==> flow/design.v <==
module router_top (
    input clock,
    input resetn,
    input packet_valid,
    input [7:0] data_in,
    input read_enb_0, read_enb_1, read_enb_2,
    output [7:0] data_out_0, data_out_1, data_out_2,
    output vld_out_0, vld_out_1, vld_out_2,
    output err,
    output busy
);
    wire [7:0] dout;
    wire [2:0] write_enb;
    wire [2:0] soft_reset;
    wire write_enb_reg;
    wire [2:0] read_enb;
    wire [2:0] empty;
    wire [2:0] full;
    wire lfd_state;
    wire detect_add;
    wire ld_state;
    wire laf_state;
    wire full_state;
    wire fifo_full;
    wire rst_int_reg;
    wire parity_done;
    wire low_packet_valid;
    assign read_enb = {read_enb_2, read_enb_1, read_enb_0};
    router_fsm FSM (.clock(clock), .resetn(resetn), .packet_valid(packet_valid), .data_in(data_in), .parity_done(parity_done), .soft_reset_0(soft_reset[0]), .soft_reset_1(soft_reset[1]), .soft_reset_2(soft_reset[2]), .fifo_full(fifo_full), .low_packet_valid(low_packet_valid), .fifo_empty_0(empty[0]), .fifo_empty_1(empty[1]), .fifo_empty_2(empty[2]), .detect_add(detect_add), .ld_state(ld_state), .laf_state(laf_state), .lfd_state(lfd_state), .full_state(full_state), .write_enb_reg(write_enb_reg), .rst_int_reg(rst_int_reg), .busy(busy));
    router_register REG (.clock(clock), .resetn(resetn), .packet_valid(packet_valid), .data_in(data_in), .fifo_full(fifo_full), .detect_add(detect_add), .ld_state(ld_state), .laf_state(laf_state), .full_state(full_state), .lfd_state(lfd_state), .rst_int_reg(rst_int_reg), .err(err), .parity_done(parity_done), .low_packet_valid(low_packet_valid), .dout(dout));
    router_sync SYNC (.clock(clock), .resetn(resetn), .data_in(data_in), .detect_add(detect_add), .write_enb_reg(write_enb_reg), .read_enb_0(read_enb_0), .read_enb_1(read_enb_1), .read_enb_2(read_enb_2), .write_enb(write_enb), .fifo_full(fifo_full), .full_0(full[0]), .full_1(full[1]), .full_2(full[2]), .empty_0(empty[0]), .empty_1(empty[1]), .empty_2(empty[2]), .soft_reset_0(soft_reset[0]), .soft_reset_1(soft_reset[1]), .soft_reset_2(soft_reset[2]), .vld_out_0(vld_out_0), .vld_out_1(vld_out_1), .vld_out_2(vld_out_2));
    router_fifo FIFO0 (.clock(clock), .resetn(resetn), .soft_reset(soft_reset[0]), .write_enb(write_enb[0]), .read_enb(read_enb[0]), .data_in({lfd_state, dout}), .lfd_state(lfd_state), .full(full[0]), .empty(empty[0]), .data_out(data_out_0));
    router_fifo FIFO1 (.clock(clock), .resetn(resetn), .soft_reset(soft_reset[1]), .write_enb(write_enb[1]), .read_enb(read_enb[1]), .data_in({lfd_state, dout}), .lfd_state(lfd_state), .full(full[1]), .empty(empty[1]), .data_out(data_out_1));
    router_fifo FIFO2 (.clock(clock), .resetn(resetn), .soft_reset(soft_reset[2]), .write_enb(write_enb[2]), .read_enb(read_enb[2]), .data_in({lfd_state, dout}), .lfd_state(lfd_state), .full(full[2]), .empty(empty[2]), .data_out(data_out_2));
endmodule
module router_fsm (
    input clock, resetn,
    input packet_valid,
    input [7:0] data_in,
    input fifo_full, fifo_empty_0, fifo_empty_1, fifo_empty_2,
    input soft_reset_0, soft_reset_1, soft_reset_2,
    input parity_done, low_packet_valid,
    output reg detect_add, ld_state, laf_state, lfd_state, full_state,
    output reg write_enb_reg, rst_int_reg, busy
);
    parameter DECODE_ADDRESS = 3'b000,
              LOAD_FIRST_DATA = 3'b001,
              LOAD_DATA = 3'b010,
              LOAD_PARITY = 3'b011,
              FIFO_FULL_STATE = 3'b100,
              LOAD_AFTER_FULL = 3'b101,
              DECODE_ADDRESS_WAIT = 3'b110,
              CHECK_PARITY_ERROR = 3'b111;
    reg [2:0] state, next_state;
    reg [1:0] addr;
    always @(posedge clock) begin
        if (~resetn)
            state <= DECODE_ADDRESS;
        else if ((soft_reset_0 && addr == 2'b00) ||
                 (soft_reset_1 && addr == 2'b01) ||
                 (soft_reset_2 && addr == 2'b10))
            state <= DECODE_ADDRESS;
        else
            state <= next_state;
    end
    always @(posedge clock) begin
        if (~resetn)
            addr <= 2'b00;
        else if (detect_add)
            addr <= data_in[1:0];
    end
    always @(*) begin
        next_state = state;
        case (state)
            DECODE_ADDRESS: begin
                if ((packet_valid && (data_in[1:0] == 2'b00) && fifo_empty_0) ||
                    (packet_valid && (data_in[1:0] == 2'b01) && fifo_empty_1) ||
                    (packet_valid && (data_in[1:0] == 2'b10) && fifo_empty_2))
                    next_state = LOAD_FIRST_DATA;
                else if ((packet_valid && (data_in[1:0] == 2'b00) && ~fifo_empty_0) ||
                         (packet_valid && (data_in[1:0] == 2'b01) && ~fifo_empty_1) ||
                         (packet_valid && (data_in[1:0] == 2'b10) && ~fifo_empty_2))
                    next_state = DECODE_ADDRESS_WAIT;
            end
            DECODE_ADDRESS_WAIT: begin
                if ((addr == 2'b00 && fifo_empty_0) ||
                    (addr == 2'b01 && fifo_empty_1) ||
                    (addr == 2'b10 && fifo_empty_2))
                    next_state = LOAD_FIRST_DATA;
            end
            LOAD_FIRST_DATA: begin
                if (fifo_full)
                    next_state = FIFO_FULL_STATE;
                else
                    next_state = LOAD_DATA;
            end
            LOAD_DATA: begin
                if (fifo_full)
                    next_state = FIFO_FULL_STATE;
                else if (~packet_valid)
                    next_state = LOAD_PARITY;
            end
            LOAD_PARITY: begin
                next_state = CHECK_PARITY_ERROR;
            end
            FIFO_FULL_STATE: begin
                if (~fifo_full)
                    next_state = LOAD_AFTER_FULL;
            end
            LOAD_AFTER_FULL: begin
                if (~parity_done && low_packet_valid)
                    next_state = LOAD_PARITY;
                else if (~parity_done && ~low_packet_valid)
                    next_state = LOAD_DATA;
                else if (parity_done)
                    next_state = DECODE_ADDRESS;
            end
            CHECK_PARITY_ERROR: begin
                if (~fifo_full)
                    next_state = DECODE_ADDRESS;
                else
                    next_state = FIFO_FULL_STATE;
            end
        endcase
    end
    always @(*) begin
        detect_add = 0;
        ld_state = 0;
        laf_state = 0;
        lfd_state = 0;
        full_state = 0;
        write_enb_reg = 0;
        rst_int_reg = 0;
        busy = 0;
        case (state)
            DECODE_ADDRESS: begin
                detect_add = 1;
            end
            DECODE_ADDRESS_WAIT: begin
                detect_add = 1;
            end
            LOAD_FIRST_DATA: begin
                lfd_state = 1;
                busy = 1;
            end
            LOAD_DATA: begin
                ld_state = 1;
                write_enb_reg = 1;
                busy = 1;
            end
            LOAD_PARITY: begin
                busy = 1;
            end
            FIFO_FULL_STATE: begin
                full_state = 1;
                busy = 1;
            end
            LOAD_AFTER_FULL: begin
                laf_state = 1;
                busy = 1;
            end
            CHECK_PARITY_ERROR: begin
                rst_int_reg = 1;
                busy = 1;
            end
        endcase
    end
endmodule
module router_register (
    input clock, resetn, packet_valid,
    input [7:0] data_in,
    input fifo_full, detect_add, ld_state, laf_state, full_state, lfd_state, rst_int_reg,
    output reg err, parity_done, low_packet_valid,
    output reg [7:0] dout
);
    reg [7:0] hold_header_byte, fifo_full_header_byte, internal_parity, packet_parity_byte;
    reg [7:0] fifo_full_data_reg;  
    reg [5:0] count;  
    always @(posedge clock) begin
        if (~resetn)
            hold_header_byte <= 8'b0;
        else if (detect_add && packet_valid)
            hold_header_byte <= data_in;
    end
    always @(posedge clock) begin
        if (~resetn)
            fifo_full_header_byte <= 8'b0;
        else if (detect_add && packet_valid)
            fifo_full_header_byte <= data_in;
    end
    always @(posedge clock) begin
        if (~resetn)
            fifo_full_data_reg <= 8'b0;
        else if (ld_state && fifo_full)
            fifo_full_data_reg <= data_in;
    end
    always @(*) begin
        if (lfd_state)
            dout = hold_header_byte;
        else if (ld_state && ~fifo_full)
            dout = data_in;
        else if (ld_state && fifo_full)
            dout = fifo_full_data_reg;
        else if (laf_state)
            dout = fifo_full_header_byte;
        else
            dout = 8'b0;
    end
    always @(posedge clock) begin
        if (~resetn)
            internal_parity <= 8'b0;
        else if (detect_add)
            internal_parity <= 8'b0;
        else if (lfd_state && packet_valid)
            internal_parity <= internal_parity ^ hold_header_byte;
        else if (ld_state && packet_valid && ~full_state)
            internal_parity <= internal_parity ^ data_in;
    end
    always @(posedge clock) begin
        if (~resetn)
            packet_parity_byte <= 8'b0;
        else if (detect_add && packet_valid)
            packet_parity_byte <= 8'b0;
        else if ((ld_state && ~packet_valid) || (laf_state && ~packet_valid && ~parity_done))
            packet_parity_byte <= data_in;
    end
    always @(posedge clock) begin
        if (~resetn)
            count <= 6'b0;
        else if (detect_add)
            count <= data_in[7:2];  
        else if (ld_state && packet_valid)
            count <= count - 1;
    end
    always @(posedge clock) begin
        if (~resetn)
            low_packet_valid <= 0;
        else
            low_packet_valid <= ~packet_valid;
    end
    always @(posedge clock) begin
        if (~resetn)
            parity_done <= 0;
        else if (detect_add)
            parity_done <= 0;
        else if ((count == 0) && (ld_state || laf_state) && (~packet_valid))
            parity_done <= 1;
    end
    always @(posedge clock) begin
        if (~resetn)
            err <= 0;
        else if (rst_int_reg)
            err <= 0;
        else if (parity_done)
            err <= (internal_parity != packet_parity_byte);
    end
endmodule
module router_sync (
    input clock, resetn,
    input [7:0] data_in,
    input detect_add, write_enb_reg,
    input read_enb_0, read_enb_1, read_enb_2,
    input empty_0, empty_1, empty_2,
    input full_0, full_1, full_2,
    output reg [2:0] write_enb,
    output reg fifo_full,
    output reg vld_out_0, vld_out_1, vld_out_2,
    output reg soft_reset_0, soft_reset_1, soft_reset_2
);
    reg [1:0] internal_addr;
    reg [4:0] timer_0, timer_1, timer_2;  
    always @(posedge clock) begin
        if (~resetn)
            internal_addr <= 2'b0;
        else if (detect_add)
            internal_addr <= data_in[1:0];
    end
    always @(*) begin
        case (internal_addr)
            2'b00: write_enb = {2'b0, write_enb_reg};
            2'b01: write_enb = {1'b0, write_enb_reg, 1'b0};
            2'b10: write_enb = {write_enb_reg, 2'b0};
            default: write_enb = 3'b0;
        endcase
    end
    always @(*) begin
        case (internal_addr)
            2'b00: fifo_full = full_0;
            2'b01: fifo_full = full_1;
            2'b10: fifo_full = full_2;
            default: fifo_full = 0;
        endcase
    end
    always @(posedge clock) begin
        if (~resetn) begin
            vld_out_0 <= 0;
            timer_0 <= 0;
            soft_reset_0 <= 0;
        end else begin
            if (~empty_0)
                vld_out_0 <= 1;
            else
                vld_out_0 <= 0;
            if (vld_out_0 && ~read_enb_0)
                timer_0 <= timer_0 + 1;
            else
                timer_0 <= 0;
            if (timer_0 == 29) begin
                soft_reset_0 <= 1;
                vld_out_0 <= 0;
                timer_0 <= 0;
            end else
                soft_reset_0 <= 0;
        end
    end
    always @(posedge clock) begin
        if (~resetn) begin
            vld_out_1 <= 0;
            timer_1 <= 0;
            soft_reset_1 <= 0;
        end else begin
            if (~empty_1)
                vld_out_1 <= 1;
            else
                vld_out_1 <= 0;
            if (vld_out_1 && ~read_enb_1)
                timer_1 <= timer_1 + 1;
            else
                timer_1 <= 0;
            if (timer_1 == 29) begin
                soft_reset_1 <= 1;
                vld_out_1 <= 0;
                timer_1 <= 0;
            end else
                soft_reset_1 <= 0;
        end
    end
    always @(posedge clock) begin
        if (~resetn) begin
            vld_out_2 <= 0;
            timer_2 <= 0;
            soft_reset_2 <= 0;
        end else begin
            if (~empty_2)
                vld_out_2 <= 1;
            else
                vld_out_2 <= 0;
            if (vld_out_2 && ~read_enb_2)
                timer_2 <= timer_2 + 1;
            else
                timer_2 <= 0;
            if (timer_2 == 29) begin
                soft_reset_2 <= 1;
                vld_out_2 <= 0;
                timer_2 <= 0;
            end else
                soft_reset_2 <= 0;
        end
    end
endmodule
module router_fifo (
    input clock, resetn, soft_reset,
    input write_enb, read_enb, lfd_state,
    input [8:0] data_in,  
    output reg [7:0] data_out,  
    output reg full, empty
);
    reg [8:0] mem [15:0];  
    reg [3:0] wr_ptr, rd_ptr;  
    reg [4:0] count;  
    always @(posedge clock) begin
        if (~resetn || soft_reset)
            wr_ptr <= 0;
        else if (write_enb && ~full)
            wr_ptr <= wr_ptr + 1;
    end
    always @(posedge clock) begin
        if (~resetn || soft_reset)
            rd_ptr <= 0;
        else if (read_enb && ~empty)
            rd_ptr <= rd_ptr + 1;
    end
    always @(posedge clock) begin
        if (~resetn || soft_reset)
            count <= 0;
        else begin
            case ({write_enb & ~full, read_enb & ~empty})
                2'b10: count <= count + 1;
                2'b01: count <= count - 1;
                default: count <= count;
            endcase
        end
    end
    always @(*) begin
        full = (count == 16);
        empty = (count == 0);
    end
    always @(posedge clock) begin
        if (write_enb && ~full)
            mem[wr_ptr] <= data_in;
    end
    always @(posedge clock) begin
        if (~resetn)
            data_out <= 8'b0;
        else if (soft_reset)
            data_out <= 8'b0;
        else if (read_enb && ~empty)
            data_out <= mem[rd_ptr][7:0];
        else if (empty)
            data_out <= 8'b0;
    end
endmodule
Subject: tool reports on router_top

Hi,

Step by step through the tools: router_top
Tool output for the design above before and after an edit, in the order of the flow.
"before" refers to lines of the RTL above, "after" to lines of the edited file.
"change": "after" minus "before" as printed here. "change_rel_pct": 100 x difference / "before".
Operators carry their Yosys type and port widths (W data, S select, Z words).
Library cell names are shortened.
{ "inputs": {"top_module": "router_top", "clock": "clock", "cell_library": "sky130hd", "lib_corner": "tt_025C_1v80"} }

Diff
The edit as a unified diff against the file above.
This change comes from a script, not from a designer; no optimisation was intended.
begin of diff
@@ -366,5 +366,5 @@
     output reg full, empty
 );
-    reg [8:0] mem [15:0];  
+    reg [7:0] mem [15:0];  
     reg [3:0] wr_ptr, rd_ptr;  
     reg [4:0] count;  
end of diff

Word-level counts
Counts by Yosys on the flattened word-level netlist (proc, flatten, opt, wreduce; memories kept). Print and check cells are left out. Cells with the same type and inputs are merged into one.
Memory sizes are those after Yosys's memory passes, which may raise the word count (mostly to a power of two), join words into wider ones and drop unused or constant bits.
{ "op_classes": {"columns": ["element", "before", "after", "change", "change_rel_pct"], "rows": [
  ["mux", 54, 54, 0, 0.00],
  ["logic", 26, 26, 0, 0.00],
  ["n_eq", 29, 29, 0, 0.00],
  ["add_sub_neg", 16, 16, 0, 0.00],
  ["reduce_and_logical", 79, 79, 0, 0.00]
]} }
{ "op_table": {"columns": ["op", "before", "after", "change", "change_rel_pct"], "rows": [
  ["$mux W8", 12, 15, 3, 25.00],
  ["$mux W9", 3, 0, -3, -100.00],
  ["$logic_and A1 B1 Y1", 37, 37, 0, 0.00],
  ["$not A1 Y1", 18, 18, 0, 0.00],
  ["$logic_or A1 B1 Y1", 13, 13, 0, 0.00],
  ["$mux W3", 13, 13, 0, 0.00],
  ["$reduce_or A2 Y1", 10, 10, 0, 0.00],
  ["$mux W1", 9, 9, 0, 0.00],
  ["$mux W4", 9, 9, 0, 0.00],
  ["$reduce_bool A2 Y1", 8, 8, 0, 0.00],
  ["$add A4 B1 Y4 const B", 6, 6, 0, 0.00],
  ["$add A5 B1 Y5 const B", 6, 6, 0, 0.00],
  ["$and A1 B1 Y1", 6, 6, 0, 0.00],
  ["$eq A5 B5 Y1 const B", 6, 6, 0, 0.00],
  ["$eq A2 B1 Y1 const B", 5, 5, 0, 0.00],
  ["$eq A2 B2 Y1 const B", 5, 5, 0, 0.00],
  ["$eq A3 B3 Y1 const B", 4, 4, 0, 0.00],
  ["$logic_not A5 Y1", 3, 3, 0, 0.00],
  ["$pmux W5 S2", 3, 3, 0, 0.00],
  ["$reduce_or A3 Y1", 3, 3, 0, 0.00],
  ["$sub A5 B1 Y5 const B", 3, 3, 0, 0.00],
  ["$eq A3 B2 Y1 const B", 2, 2, 0, 0.00],
  ["$logic_not A2 Y1", 2, 2, 0, 0.00],
  ["$mux W6", 2, 2, 0, 0.00],
  ["$xor A8 B8 Y8", 2, 2, 0, 0.00],
  ["$eq A3 B1 Y1 const B", 1, 1, 0, 0.00],
  ["$logic_not A3 Y1", 1, 1, 0, 0.00],
  ["$logic_not A6 Y1", 1, 1, 0, 0.00]
]} }
Not every row of either side is listed.
{ "bits": {"columns": ["element", "before", "after", "change", "change_rel_pct"], "rows": [
  ["in_bits", 14, 14, 0, 0.00],
  ["register_bits", 130, 130, 0, 0.00],
  ["rom_bits", 64, 64, 0, 0.00],
  ["ram_bits", 432, 384, -48, -11.11],
  ["output_inout_bits", 29, 29, 0, 0.00],
  ["clocked_rd_ports_x_width", 35, 32, -3, -8.57],
  ["elab_cells", 239, 239, 0, 0.00],
  ["mem_count", 4, 4, 0, 0.00]
]} }
{ "mem_list": {"columns": ["element", "before", "after"], "rows": [
  ["memory_list", "FIFO0.mem 16x9 r1 w1; FIFO1.mem 16x9 r1 w1; FIFO2.mem 16x9 r1 w1; 8x8 r1 w0", "FIFO0.mem 16x8 r1 w1; FIFO1.mem 16x8 r1 w1; FIFO2.mem 16x8 r1 w1; 8x8 r1 w0"]
]} }

Logic depth
Longest topological path by Yosys (ltp), each cell counted once; first at word level (registers and memories cut), then after technology mapping (sequential cells cut; the memories' decode and read muxes count).
{ "logic_depth": {"columns": ["element", "before", "after", "change", "change_rel_pct"], "rows": [
  ["word_depth", 10, 10, 0, 0.00],
  ["abc_area", "0", "0", null, null],
  ["ltp_mapped", 14, 14, 0, 0.00],
  ["depth_no_buf", 13, 13, 0, 0.00]
]} }

Mapped cells and area
The flow's flattened synthesis, as Yosys stat reports it; memories are mapped. The netlist is that of the ABC_AREA named above (0 if unset); the other value can give another one.
{ "types": {"columns": ["cell_type", "before", "after", "change", "change_rel_pct"], "rows": [
  ["nor2_1", 172, 182, 10, 5.81],
  ["mux2i_1", 49, 57, 8, 16.33],
  ["nand3_1", 27, 20, -7, -25.93],
  ["a21oi_1", 47, 41, -6, -12.77],
  ["buf_2", 12, 16, 4, 33.33],
  ["nor4_1", 5, 9, 4, 80.00],
  ["nor3_1", 16, 19, 3, 18.75],
  ["nand2b_1", 15, 12, -3, -20.00],
  ["nor2b_1", 6, 3, -3, -50.00],
  ["nand3b_1", 3, 0, -3, -100.00],
  ["nor2_2", 0, 3, 3, null],
  ["nor4b_2", 0, 3, 3, null],
  ["inv_1", 28, 30, 2, 7.14],
  ["o21ai_0", 14, 12, -2, -14.29],
  ["a32oi_1", 2, 0, -2, -100.00],
  ["buf_6", 2, 0, -2, -100.00],
  ["nor4b_4", 2, 0, -2, -100.00],
  ["o311ai_1", 2, 0, -2, -100.00]
]} }
Not every row of either side is listed.
{ "mapped": {"columns": ["element", "before", "after", "change", "change_rel_pct"], "rows": [
  ["area_um2", 21296.7, 21418.0, 121.3, 0.57],
  ["buffers", 67, 71, 4, 5.97],
  ["sequential_area_um2", 14513.9, 14513.9, 0.0, 0.00],
  ["flip_flops", 533, 533, 0, 0.00],
  ["cells", 1322, 1341, 19, 1.44]
]} }
The figures by module come from a second, unflattened synthesis with its own total; it is not the netlist above.
{ "unflattened": {"columns": ["element", "before", "after", "change", "change_rel_pct"], "rows": [
  ["hier_cells", 1401, 1401, 0, 0.00],
  ["area_unflattened_um2", 22128.7, 22128.7, 0.0, 0.00]
]} }
Rows give one instance, submodules left out.
{ "by_module_before": {"columns": ["mod", "mod_area_um2", "instances", "seq_area_um2", "cells"], "rows": [
  ["router_fifo", 6165.9, 3, 4344.2, 336],
  ["router_register", 1974.4, 1, 820.8, 228],
  ["router_sync", 888.4, 1, 460.4, 88],
  ["router_fsm", 768.2, 1, 240.2, 77],
  ["router_top", 0.0, 1, 0.0, 0]
]} }
{ "by_module_after": {"columns": ["mod", "mod_area_um2", "instances", "seq_area_um2", "cells"], "rows": [
  ["router_fifo", 6165.9, 3, 4344.2, 336],
  ["router_register", 1974.4, 1, 820.8, 228],
  ["router_sync", 888.4, 1, 460.4, 88],
  ["router_fsm", 768.2, 1, 240.2, 77],
  ["router_top", 0.0, 1, 0.0, 0]
]} }

Timing after synthesis
Path of least setup slack by OpenSTA after synthesis, without wires, with an ideal clock, recovery checks aside; 20% of the period is set as input and as output delay. Where synthesis merged equal registers, the netlist keeps one of their names.
{ "synth_path": {"columns": ["element", "before", "after", "change", "change_rel_pct"], "rows": [
  ["path_kind", "reg-to-reg", "reg-to-reg", null, null],
  ["start", "register FIFO1.count[0]", "register FIFO2.count[0]", null, null],
  ["end", "memory FIFO0.mem[0][5]", "memory FIFO0.mem[0][0]", null, null],
  ["t_first_pin_ns", 0.000, 0.000, 0.000, null],
  ["setup_ns", 0.578, 0.578, 0.000, null],
  ["t_required_ns", 4.422, 4.422, 0.000, 0.00],
  ["driving_pins", 8, 8, 0, 0.00],
  ["t_arrival_ns", 3.422, 3.530, 0.108, 3.16],
  ["setup_slack_ns", 1.001, 0.892, -0.109, null],
  ["path_buffers", 2, 2, 0, 0.00],
  ["clock_period_ns", 5.0, 5.0, 0.0, 0.00],
  ["delay_ns", 4.000, 4.108, 0.108, 2.70],
  ["synth_period_reached_ns", 3.999, 4.108, 0.109, 2.73]
]} }
"delay_ns" is the arrival time less input delay plus setup time.
"driving_pins" counts driving pins, that of a launching flip-flop among them; a cell with two outputs on the path counts twice.
"synth_period_reached_ns" = period - worst setup slack (recovery checks aside). The figure is calculated, with input and output delays left at 20% of the set period.
The rows between start and end are the longest chain of elaborated cells between them; the timing report does not say that the signal goes this way. Where chains are equally long, one stands for them.
A line is the first line of the expression or statement that the cell stems from. Yosys adds cells for indexed reads and writes and turns some case tables into memories.
A register here has more assigning lines than the two given.
{ "synth_via_before": {"path_cell_list": "dfxtp_1 > nor4_2 > a32oi_1 > nand2_1 > buf_6 > buf_2 > mux2i_1 > o21ai_0", "elab_chain_cells": 7, "cells_between": 9, "cone_classes": "1 x eq/ne; 5 x mux; 1 x logic; 2 x reduce/logical"} }
{ "synth_rtl_before": {"columns": ["element", "line_no", "rtl"], "rows": [
  ["from (decl)", 370, "reg [4:0] count;"],
  ["from (assign)", 388, "2'b10: count <= count + 1;"],
  ["from (assign)", 389, "2'b01: count <= count - 1;"],
  ["$eq A5 B5 Y1", 395, "full = (count == 16);"],
  ["$pmux W1 S3", 287, "case (internal_addr)"],
  ["$logic_and A1 B1 Y1", 202, "else if (ld_state && fifo_full)"],
  ["$mux W8", 202, null],
  ["$mux W8", 200, "else if (ld_state && ~fifo_full)"],
  ["$mux W8", 198, "if (lfd_state)"],
  ["$mux W9", 399, "if (write_enb && ~full)"],
  ["to (decl)", 368, "reg [8:0] mem [15:0];"]
]} }
{ "synth_via_after": {"path_cell_list": "dfxtp_1 > or4_4 > nor3_2 > or2_2 > buf_2 > buf_4 > mux2i_1 > o21ai_0", "elab_chain_cells": 7, "cells_between": 9, "cone_classes": "1 x eq/ne; 5 x mux; 1 x logic; 2 x reduce/logical"} }
{ "synth_rtl_after": {"columns": ["element", "line_no", "rtl"], "rows": [
  ["from (decl)", 370, "reg [4:0] count;"],
  ["from (assign)", 388, "2'b10: count <= count + 1;"],
  ["from (assign)", 389, "2'b01: count <= count - 1;"],
  ["$eq A5 B5 Y1", 395, "full = (count == 16);"],
  ["$pmux W1 S3", 287, "case (internal_addr)"],
  ["$logic_and A1 B1 Y1", 202, "else if (ld_state && fifo_full)"],
  ["$mux W8", 202, null],
  ["$mux W8", 200, "else if (ld_state && ~fifo_full)"],
  ["$mux W8", 198, "if (lfd_state)"],
  ["$mux W8", 399, "if (write_enb && ~full)"],
  ["to (decl)", 368, "reg [7:0] mem [15:0];"]
]} }

Worst path after layout
From the final timing report of the runs of pair A: the path of least setup slack in the routed layout; clock arrival at registers is part of the times.
{ "layout_path": {"columns": ["element", "before", "after", "change", "change_rel_pct"], "rows": [
  ["path_kind", "reg-to-reg", "reg-to-reg", null, null],
  ["start", "register FIFO1.count[0]", "register FIFO2.count[0]", null, null],
  ["end", "register FIFO1.count[4]", "register FIFO2.count[4]", null, null],
  ["setup_slack_ns", 0.50, 0.49, -0.01, null],
  ["t_first_pin_ns", 0.60, 0.60, 0.00, 0.00],
  ["clock_period_ns", 3.57, 3.57, 0.00, 0.00],
  ["t_required_ns", 4.10, 4.10, 0.00, 0.00],
  ["setup_ns", 0.06, 0.07, 0.01, null],
  ["path_buffers", 0, 0, 0, null],
  ["driving_pins", 11, 14, 3, 27.27],
  ["t_arrival_ns", 3.60, 3.61, 0.01, 0.28]
]} }
The rows between start and end are the longest chain of elaborated cells between them; the timing report does not say that the signal goes this way. Where chains are equally long, one stands for them.
A register here has more assigning lines than the two given.
{ "layout_via_before": {"path_cell_list": "dfxtp_1 > or4_4 > nor2_1 > nor2b_1 > ha_1 > fa_1 > a21o_1 > a21oi_1 > xor2_1 > or3_1 > a21oi_1", "elab_chain_cells": 5, "cells_between": 12, "cone_classes": "2 x add/sub; 3 x eq/ne; 1 x mux; 4 x logic; 2 x reduce/logical"} }
{ "layout_rtl_before": {"columns": ["element", "line_no", "rtl"], "rows": [
  ["from (decl)", 370, "reg [4:0] count;"],
  ["from (assign)", 388, "2'b10: count <= count + 1;"],
  ["from (assign)", 389, "2'b01: count <= count - 1;"],
  ["$logic_not A5 Y1", 396, "empty = (count == 0);"],
  ["$not A1 Y1", 387, "case ({write_enb & ~full, read_enb & ~empty})"],
  ["$and A1 B1 Y1", 387, null],
  ["$eq A2 B1 Y1", 387, null],
  ["$pmux W5 S2", 387, null],
  ["to (assign)", 388, null],
  ["to (assign)", 389, null],
  ["to (decl)", 370, null]
]} }
{ "layout_via_after": {"path_cell_list": "dfxtp_1 > nor4_1 > nand2_1 > and4_1 > inv_1 > ha_1 > inv_1 > fa_1 > inv_1 > a21o_1 > a21oi_1 > xnor2_1 > or3_1 > a21oi_1", "elab_chain_cells": 5, "cells_between": 12, "cone_classes": "2 x add/sub; 3 x eq/ne; 1 x mux; 4 x logic; 2 x reduce/logical"} }
{ "layout_rtl_after": {"columns": ["element", "line_no", "rtl"], "rows": [
  ["from (decl)", 370, "reg [4:0] count;"],
  ["from (assign)", 388, "2'b10: count <= count + 1;"],
  ["from (assign)", 389, "2'b01: count <= count - 1;"],
  ["$logic_not A5 Y1", 396, "empty = (count == 0);"],
  ["$not A1 Y1", 387, "case ({write_enb & ~full, read_enb & ~empty})"],
  ["$and A1 B1 Y1", 387, null],
  ["$eq A2 B1 Y1", 387, null],
  ["$pmux W5 S2", 387, null],
  ["to (assign)", 388, null],
  ["to (assign)", 389, null],
  ["to (decl)", 370, null]
]} }

Layout results
Runs of the flow (Yosys, OpenROAD) on both versions; the two runs of a pair have the same settings. The constraints put input and output delay at 20% of the set period each and load the outputs with 0.01 pF.
{ "flow_settings_pair_A": {"period_ns": 3.57, "CAP_MARGIN": 20, "CORE_MARGIN": 2, "CORE_UTILIZATION": 40, "SLEW_MARGIN": 20} }
{ "results_pair_A": {"columns": ["element", "before", "after", "change", "change_rel_pct"], "rows": [
  ["timing.setup.tns_ns", 0.000, 0.000, 0.000, null],
  ["worstSetupSlack_ns", 0.501, 0.487, -0.014, null],
  ["die_area_um2", 55102.9, 55413.2, 310.3, 0.56],
  ["synth_area_um2", 21296.7, 21418.0, 121.3, 0.57],
  ["fin_hold_ws_ns", 0.457, 0.437, -0.020, null],
  ["achievedPeriod_ns", 3.069, 3.083, 0.014, 0.46],
  ["finish.stdcell_area_um2", 24617.4, 24766.3, 148.9, 0.60],
  ["fin_power_w", 0.015706, 0.01561, -0.000096, -0.61],
  ["layout_utilization_pct", 46.8, 46.9, 0.1, null]
]} }
{ "flow_settings_pair_B": {"ABC_AREA": 0, "CELL_PAD_IN_SITES_DETAIL_PLACEMENT": 0, "CELL_PAD_IN_SITES_GLOBAL_PLACEMENT": 3, "CORE_MARGIN": 2, "CORE_UTILIZATION": 35, "GPL_TIMING_DRIVEN": 1, "PLACE_DENSITY_LB_ADDON": 0.19, "SETUP_SLACK_MARGIN": 1.04, "SLEW_MARGIN": 20, "period_ns": 6.14, "CAP_MARGIN": 20} }
{ "results_pair_B": {"columns": ["element", "before", "after", "change", "change_rel_pct"], "rows": [
  ["timing.setup.tns_ns", 0.000, 0.000, 0.000, null],
  ["worstSetupSlack_ns", 2.494, 2.446, -0.048, null],
  ["die_area_um2", 62838.0, 63189.4, 351.4, 0.56],
  ["synth_area_um2", 21296.7, 21418.0, 121.3, 0.57],
  ["fin_hold_ws_ns", 0.412, 0.411, -0.001, null],
  ["achievedPeriod_ns", 3.646, 3.694, 0.048, 1.32],
  ["finish.stdcell_area_um2", 24742.5, 24691.2, -51.3, -0.21],
  ["fin_power_w", 0.009379, 0.00905, -0.000329, -3.51],
  ["layout_utilization_pct", 41.1, 40.8, -0.3, null]
]} }
"achievedPeriod_ns" is the run's clock period less its worst setup slack. It is reckoned from that one timing run; input and output delays stay at 20% of the period that was set.
"fin_power_w" rests on the timing tool's default activity at the inputs, not on a simulated workload.

Regards
